==> flow/design.v <==
`timescale 1ns / 1ps
module LED_flow(
  input      i_clk,                     
  input      i_rst_n,                   
  input      pause,                     
  output reg [6:0] keyboard_val,        
  output reg [7:0] keyboard             
 );
reg [1:0] cnt2;                         
reg [3:0] flag;                         
reg [23:0] flag_time;                   
reg key_clk_sec;                        
reg key_clk_sec_d;
reg [1:0] cnt;                          
reg key_clk_d;
wire key_clk  = cnt[1];                 
wire sec_tick = key_clk_sec & ~key_clk_sec_d;
wire scan_tick = key_clk & ~key_clk_d;
always @ (posedge i_clk)
   begin
     if (i_rst_n) begin
         cnt <= 2'd0;
         cnt2 <= 2'd0;
         key_clk_sec <= 1'b0;
         key_clk_sec_d <= 1'b0;
         key_clk_d <= 1'b0;
     end else begin
         cnt <= cnt + 1'b1;
         cnt2 <= (cnt2 + 1'b1) % 2'd3;
         if(cnt2 < 2'd1)
             key_clk_sec <= 1'b1;
         else
             key_clk_sec <= 1'b0;
         key_clk_sec_d <= key_clk_sec;
         key_clk_d <= key_clk;
     end
   end
always @ (posedge i_clk)
  begin
    if (i_rst_n)
        flag_time <= 24'b0;
    else if(sec_tick && !pause)
        flag_time <= (flag_time + 1'b1) % 24'd8640000;
  end
always @ (posedge i_clk)
  if (i_rst_n) begin
    flag <= 4'd0;
    keyboard <= 8'b1111_1111;
    keyboard_val <= 7'b1111111;
  end else if (scan_tick)
  begin
    flag <= (flag + 1'b1) % 4'd8;
    case(flag)
       4'h0:begin
                keyboard <= 8'b0111_1111;    
                case((flag_time / 19'd360000) / 4'd10)
                4'd0:keyboard_val <= 7'b0000001;
                4'd1:keyboard_val <= 7'b1001111;
                4'd2:keyboard_val <= 7'b0010010;
                4'd3:keyboard_val <= 7'b0000110;
                4'd4:keyboard_val <= 7'b1001100;
                4'd5:keyboard_val <= 7'b0100100;
                4'd6:keyboard_val <= 7'b0100000;
                4'd7:keyboard_val <= 7'b0001111;
                4'd8:keyboard_val <= 7'b0000000;
                4'd9:keyboard_val <= 7'b0001100;
                endcase
            end
       4'h1:begin
                keyboard <= 8'b1011_1111;    
                case((flag_time / 19'd360000) % 4'd10)
                4'd0:keyboard_val <= 7'b0000001;
                4'd1:keyboard_val <= 7'b1001111;
                4'd2:keyboard_val <= 7'b0010010;
                4'd3:keyboard_val <= 7'b0000110;
                4'd4:keyboard_val <= 7'b1001100;
                4'd5:keyboard_val <= 7'b0100100;
                4'd6:keyboard_val <= 7'b0100000;
                4'd7:keyboard_val <= 7'b0001111;
                4'd8:keyboard_val <= 7'b0000000;
                4'd9:keyboard_val <= 7'b0001100;
                endcase
            end
       4'h2:begin
                keyboard <= 8'b1101_1111;    
                case(((flag_time / 13'd6000) % 6'd60) / 4'd10)
                4'd0:keyboard_val <= 7'b0000001;
                4'd1:keyboard_val <= 7'b1001111;
                4'd2:keyboard_val <= 7'b0010010;
                4'd3:keyboard_val <= 7'b0000110;
                4'd4:keyboard_val <= 7'b1001100;
                4'd5:keyboard_val <= 7'b0100100;
                4'd6:keyboard_val <= 7'b0100000;
                4'd7:keyboard_val <= 7'b0001111;
                4'd8:keyboard_val <= 7'b0000000;
                4'd9:keyboard_val <= 7'b0001100;
                endcase
            end
       4'h3:begin
                keyboard <= 8'b1110_1111;    
                case(((flag_time / 13'd6000) % 6'd60) % 4'd10)
                4'd0:keyboard_val <= 7'b0000001;
                4'd1:keyboard_val <= 7'b1001111;
                4'd2:keyboard_val <= 7'b0010010;
                4'd3:keyboard_val <= 7'b0000110;
                4'd4:keyboard_val <= 7'b1001100;
                4'd5:keyboard_val <= 7'b0100100;
                4'd6:keyboard_val <= 7'b0100000;
                4'd7:keyboard_val <= 7'b0001111;
                4'd8:keyboard_val <= 7'b0000000;
                4'd9:keyboard_val <= 7'b0001100;
                endcase
            end
       4'h4:begin
                keyboard <= 8'b1111_0111;    
                case(((flag_time / 7'd100) % 6'd60) / 4'd10)
                4'd0:keyboard_val <= 7'b0000001;
                4'd1:keyboard_val <= 7'b1001111;
                4'd2:keyboard_val <= 7'b0010010;
                4'd3:keyboard_val <= 7'b0000110;
                4'd4:keyboard_val <= 7'b1001100;
                4'd5:keyboard_val <= 7'b0100100;
                4'd6:keyboard_val <= 7'b0100000;
                4'd7:keyboard_val <= 7'b0001111;
                4'd8:keyboard_val <= 7'b0000000;
                4'd9:keyboard_val <= 7'b0001100;
                endcase
            end
       4'h5:begin
                keyboard <= 8'b1111_1011;    
                case(((flag_time / 7'd100) % 6'd60) % 4'd10)
                4'd0:keyboard_val <= 7'b0000001;
                4'd1:keyboard_val <= 7'b1001111;
                4'd2:keyboard_val <= 7'b0010010;
                4'd3:keyboard_val <= 7'b0000110;
                4'd4:keyboard_val <= 7'b1001100;
                4'd5:keyboard_val <= 7'b0100100;
                4'd6:keyboard_val <= 7'b0100000;
                4'd7:keyboard_val <= 7'b0001111;
                4'd8:keyboard_val <= 7'b0000000;
                4'd9:keyboard_val <= 7'b0001100;
                endcase
            end
       4'h6:begin
                keyboard <= 8'b1111_1101;    
                case((flag_time % 7'd100)/4'd10)
                4'd0:keyboard_val <= 7'b0000001;
                4'd1:keyboard_val <= 7'b1001111;
                4'd2:keyboard_val <= 7'b0010010;
                4'd3:keyboard_val <= 7'b0000110;
                4'd4:keyboard_val <= 7'b1001100;
                4'd5:keyboard_val <= 7'b0100100;
                4'd6:keyboard_val <= 7'b0100000;
                4'd7:keyboard_val <= 7'b0001111;
                4'd8:keyboard_val <= 7'b0000000;
                4'd9:keyboard_val <= 7'b0001100;
                endcase
            end
       4'h7:begin
                keyboard <= 8'b1111_1110;    
                case(flag_time % 4'd10)
                4'd0:keyboard_val <= 7'b0000001;
                4'd1:keyboard_val <= 7'b1001111;
                4'd2:keyboard_val <= 7'b0010010;
                4'd3:keyboard_val <= 7'b0000110;
                4'd4:keyboard_val <= 7'b1001100;
                4'd5:keyboard_val <= 7'b0100100;
                4'd6:keyboard_val <= 7'b0100000;
                4'd7:keyboard_val <= 7'b0001111;
                4'd8:keyboard_val <= 7'b0000000;
                4'd9:keyboard_val <= 7'b0001100;
                endcase
            end
    endcase
  end
endmodule
Reports on LED_flow
What the tools print for LED_flow, step after step.
Line numbers count from 1 in the design file above.
Operators carry their Yosys type and port widths (W data, S select, Z words).
Library cell names are shortened.
A cell with -- has no value.
- top module: LED_flow
- clock input: i_clk
- standard-cell library: sky130hd
- corner: tt_025C_1v80

After elaboration
Yosys after proc, flatten, opt, wreduce and memory -nomap, before mapping. Memory bits, and registers merged into a memory's read port (data or address), are not among the register bits. Print and check cells are not counted. Equal cells are merged and count once.
- noted add/sub/neg operators: 4
- noted divide/modulo/power cells: 16
- noted order comparisons: 1
- noted equality and inequality tests: 87
- muxes and demuxes at 11
- noted bitwise operators: 4
- reduce/logical cells at 14
- operators by type and width (operator ; number):
    $eq A24 B3 Y1 const B ; 32
    $mod A24 B24 Y24 const B ; 1
    $pmux W7 S10 ; 8
    $div A24 B19 Y24 const B ; 1
    $eq A24 B2 Y1 const B ; 16
    $div A24 B4 Y24 const B ; 4
    $mod A24 B4 Y24 const B ; 4
    $eq A24 B4 Y1 const B ; 16
    $div A24 B13 Y24 const B ; 1
    $mod A24 B6 Y24 const B ; 2
    $eq A24 B1 Y1 const B ; 8
    $logic_not A24 Y1 ; 8
    $div A24 B7 Y24 const B ; 1
    $mod A24 B7 Y24 const B ; 1
    $ne A11 B11 Y1 const B ; 8
    $pmux W8 S8 ; 1
    $pmux W7 S8 ; 1
    $add A24 B1 Y24 const B ; 1
    $eq A3 B3 Y1 const B ; 4
    $reduce_and A10 Y1 ; 1
    $reduce_bool A8 Y1 ; 1
    $eq A3 B2 Y1 const B ; 2
    $add A2 B1 Y2 const B ; 2
    $mod A2 B2 Y2 const B ; 1
    $logic_not A4 Y1 ; 1
    $add A3 B1 Y3 const B ; 1
    $eq A3 B1 Y1 const B ; 1
    $and A1 B1 Y1 ; 2
Other operator kinds: 6; their cells: 7.
- register bits after elaboration at 49
- input port bits at 3
- noted output and inout port bits: 15
- elaborated cells at 146

Depth
Yosys ltp: most cells in a row. Word level: on the elaborated netlist, between registers, memories and ports. Mapped: between sequential cells and ports; inverters and the memories' decode and read muxes count.
- noted word-level depth: 6
- ABC_AREA: 0
- gate-level depth with buffers at 86
- noted gate-level depth less buffers: 69

After synthesis
Source: synth_stat.txt of the flow (Yosys; design flattened, memories mapped). It holds for the ABC_AREA given above (unset counts as 0); a run with the other value may have another netlist.
The area totals of this step are shown rounded.
- mapped cells: 3840
- mapped area: 25000 µm²
- sequential area at 961 µm²
- flip-flop cells: 48
- buffer cells at 230
- cell types (cell ; number ; area in all (µm²)):
    xnor2_1 ; 225 ; 1970.64
    nor2_1 ; 404 ; 1.52E+03
    nand2_1 ; 389 ; 1460.15
    a21oi_1 ; 278 ; 1.39E+03
    o21ai_0 ; 224 ; 1.12E+03
    dfxtp_1 ; 48 ; 960.922
    nor3_1 ; 149 ; 745.715
    nand3_1 ; 140 ; 700.672
    mux2i_1 ; 65 ; 650.624
    clkbuf_1 ; 147 ; 551.779
    xor2_1 ; 59 ; 516.746
    a31oi_1 ; 75 ; 469.2
    a211oi_1 ; 62 ; 465.446
    o211ai_1 ; 62 ; 465.446
    inv_1 ; 106 ; 397.882
    and2_1 ; 58 ; 362.848
    nand4_1 ; 58 ; 362.848
    or3_1 ; 58 ; 362.848
Not listed: further types 134, cells in them 1233.

Timing after synthesis
OpenSTA on the mapped netlist: ideal clock, no wires. The path of least setup slack (recovery checks aside). Input and output delay are each 20% of the period. Register names are those of the netlist, which keeps one name where synthesis merged equal registers.
- path type: reg-to-reg
- start point: register flag_time[20]
- end point: register keyboard_val[6]
- clock period: 25.0 ns
- library setup time: 0.079 ns
- time at the first pin at 0.000 ns
- arrival time: 19.806 ns
- data required time at 24.921 ns
- slack at 5.115 ns
- noted path delay: 19.885 ns
- stages on the path: 77
- buffers on the path at 9
- noted synthesis period reached: 19.885 ns
"path delay" = arrival - input delay + setup time.
"stages on the path": output pins that drive a net of the path, with the launching flip-flop's if there is one; two outputs of one cell count as two.
"synthesis period reached" is the clock period less the worst setup slack; recovery checks do not enter. This is arithmetic on one report: input and output delays are still those of the set period (20% each).
The rows between start and end are the longest chain of elaborated cells between them; the timing report does not say that the signal goes this way. Where chains are equally long, one stands for them.
A line is the first line of the expression or statement that the cell stems from. Yosys adds cells for indexed reads and writes and turns some case tables into memories.
At most two assigning lines are given for a register; there are more.
- cells stage by stage: dfxtp_1 > buf_2 > or2_1 > buf_2 > a211oi_1 > or3_1 > buf_2 > mux2_1 > a211o_1 > o21ai_1 > a21oi_1 > or3b_1 > o221a_1 > a211o_1 > a32o_1 > nor2b_2 > nand3_2 > a311oi_2 > (+41 left out) > a311oi_1 > xor2_1 > a2111oi_2 > nand4bb_2 > or4_4 > a21o_1 > o2111a_1 > a32oi_1 > xor2_1 > or2_2 > or4_4 > nor2_2 > nor3_1 > or4_1 > a32o_1 > o41a_1 > or3_1 > o211ai_1
- noted length of the longest elaborated chain: 6
- noted elaborated cells on any way between the ends: 112
- classes of those cells: div (14); eq/ne (80); mux (9); reduce/logical (9)
- ends and longest elaborated chain, post-synthesis (item ; line ; text):
    start, declared ; 11 ; reg [23:0] flag_time;
    start, assigned ; 41 ; flag_time <= 24'b0;
    start, assigned ; 43 ; flag_time <= (flag_time + 1'b1) % 24'd8640000;
    $div A24 B7 Y24 ; 131 ; case(((flag_time / 7'd100) % 6'd60) % 4'd10)
    $mod A24 B6 Y24 ; 131 ;
    $mod A24 B4 Y24 ; 131 ;
    $eq A24 B4 Y1 ; 131 ;
    $pmux W7 S10 ; 131 ;
    $pmux W7 S8 ; 53 ; case(flag)
    end, assigned ; 49 ; keyboard_val <= 7'b1111111;
    end, assigned ; 57 ; 4'd0:keyboard_val <= 7'b0000001;
    end, declared ; 6 ; output reg [6:0] keyboard_val,

Path in the finished layout
From the final timing report of stored run 2: the path of least setup slack in the routed layout; clock arrival at registers is part of the times.
- path type: reg-to-reg
- start point: register flag_time[23]
- end point: register keyboard_val[0]
- clock period: 16.9 ns
- library setup time: 0.13 ns
- time at the first pin at 0.32 ns
- arrival time: 19.21 ns
- data required time at 17.08 ns
- slack at -2.13 ns
- stages on the path: 85
- buffers on the path at 18
The rows between start and end are the longest chain of elaborated cells between them; the timing report does not say that the signal goes this way. Where chains are equally long, one stands for them.
At most two assigning lines are given for a register; there are more.
- cells stage by stage: dfxtp_4 > buf_6 > nand3b_4 > a21oi_2 > or3_4 > mux2_4 > and2_4 > a32oi_4 > a211oi_4 > or3b_4 > o221a_4 > a211o_4 > a32o_2 > nor2b_2 > buf_4 > a21oi_1 > o32a_4 > o311ai_4 > (+49 left out) > o41ai_2 > buf_4 > or2_2 > o2111a_2 > nand3_4 > xnor2_4 > inv_2 > ha_1 > o21bai_2 > nand4_1 > a21oi_4 > nor2_1 > or4_1 > a32o_2 > buf_4 > or4_4 > a221oi_2 > o21ai_1
- noted length of the longest elaborated chain: 6
- noted elaborated cells on any way between the ends: 112
- classes of those cells: div (14); eq/ne (80); mux (9); reduce/logical (9)
- ends and longest elaborated chain, after layout (item ; line ; text):
    start, declared ; 11 ; reg [23:0] flag_time;
    start, assigned ; 41 ; flag_time <= 24'b0;
    start, assigned ; 43 ; flag_time <= (flag_time + 1'b1) % 24'd8640000;
    $div A24 B7 Y24 ; 131 ; case(((flag_time / 7'd100) % 6'd60) % 4'd10)
    $mod A24 B6 Y24 ; 131 ;
    $mod A24 B4 Y24 ; 131 ;
    $eq A24 B4 Y1 ; 131 ;
    $pmux W7 S10 ; 131 ;
    $pmux W7 S8 ; 53 ; case(flag)
    end, assigned ; 49 ; keyboard_val <= 7'b1111111;
    end, assigned ; 57 ; 4'd0:keyboard_val <= 7'b0000001;
    end, declared ; 6 ; output reg [6:0] keyboard_val,

Lab notebook: LED_flow

LED_flow through Yosys and OpenROAD on sky130hd: 2 stored runs, unordered, with their settings and measured results. The constraints put input and output delay at 20% of the set period each and load the outputs with 0.01 pF.
"achieved period" is the run's clock period less its worst setup slack. It is reckoned from that one timing run; input and output delays stay at 20% of the period that was set.
"time used up by the worst setup path" = time allowed to the worst setup path (clock period - input delay - output delay, where it has them) - its slack; a late launch clock adds to it, a late capture clock takes from it.
"total power of the final layout": no workload was simulated; the value follows from the tool's default switching activity.
Results are given in rounded form.

Stored run 1
Settings were ABC_AREA = 1; CELL_PAD_IN_SITES_DETAIL_PLACEMENT = 2; CORE_MARGIN = 3; CORE_UTILIZATION = 42; CTS_CLUSTER_DIAMETER = 61; MIN_ROUTING_LAYER = met2; SETUP_SLACK_MARGIN = 0.28; period_ns = 25.0; CAP_MARGIN = 20; SLEW_MARGIN = 20
- not finished: placement ended with error DPL-0033

Stored run 2
Settings were CORE_UTILIZATION = 40; PLACE_DENSITY = 0.6; period_ns = 16.9; CAP_MARGIN = 20; CORE_MARGIN = 2; SLEW_MARGIN = 20
- time used up by the worst setup path: 19.03 ns
- worst setup path type: reg-to-reg
- achieved period: 19.033 ns
- noted the utilization of the finished layout: 63.2%
- synthesized cell area at 25000 µm²
- noted the total power of the final layout: 7.84 mW
- standard-cell area after routing: 39100 µm²
- worst hold slack after layout at 0.425 ns
- noted the smallest setup slack: -2.13 ns
- post-route setup TNS at -14.4 ns
- die footprint at 64600 µm²
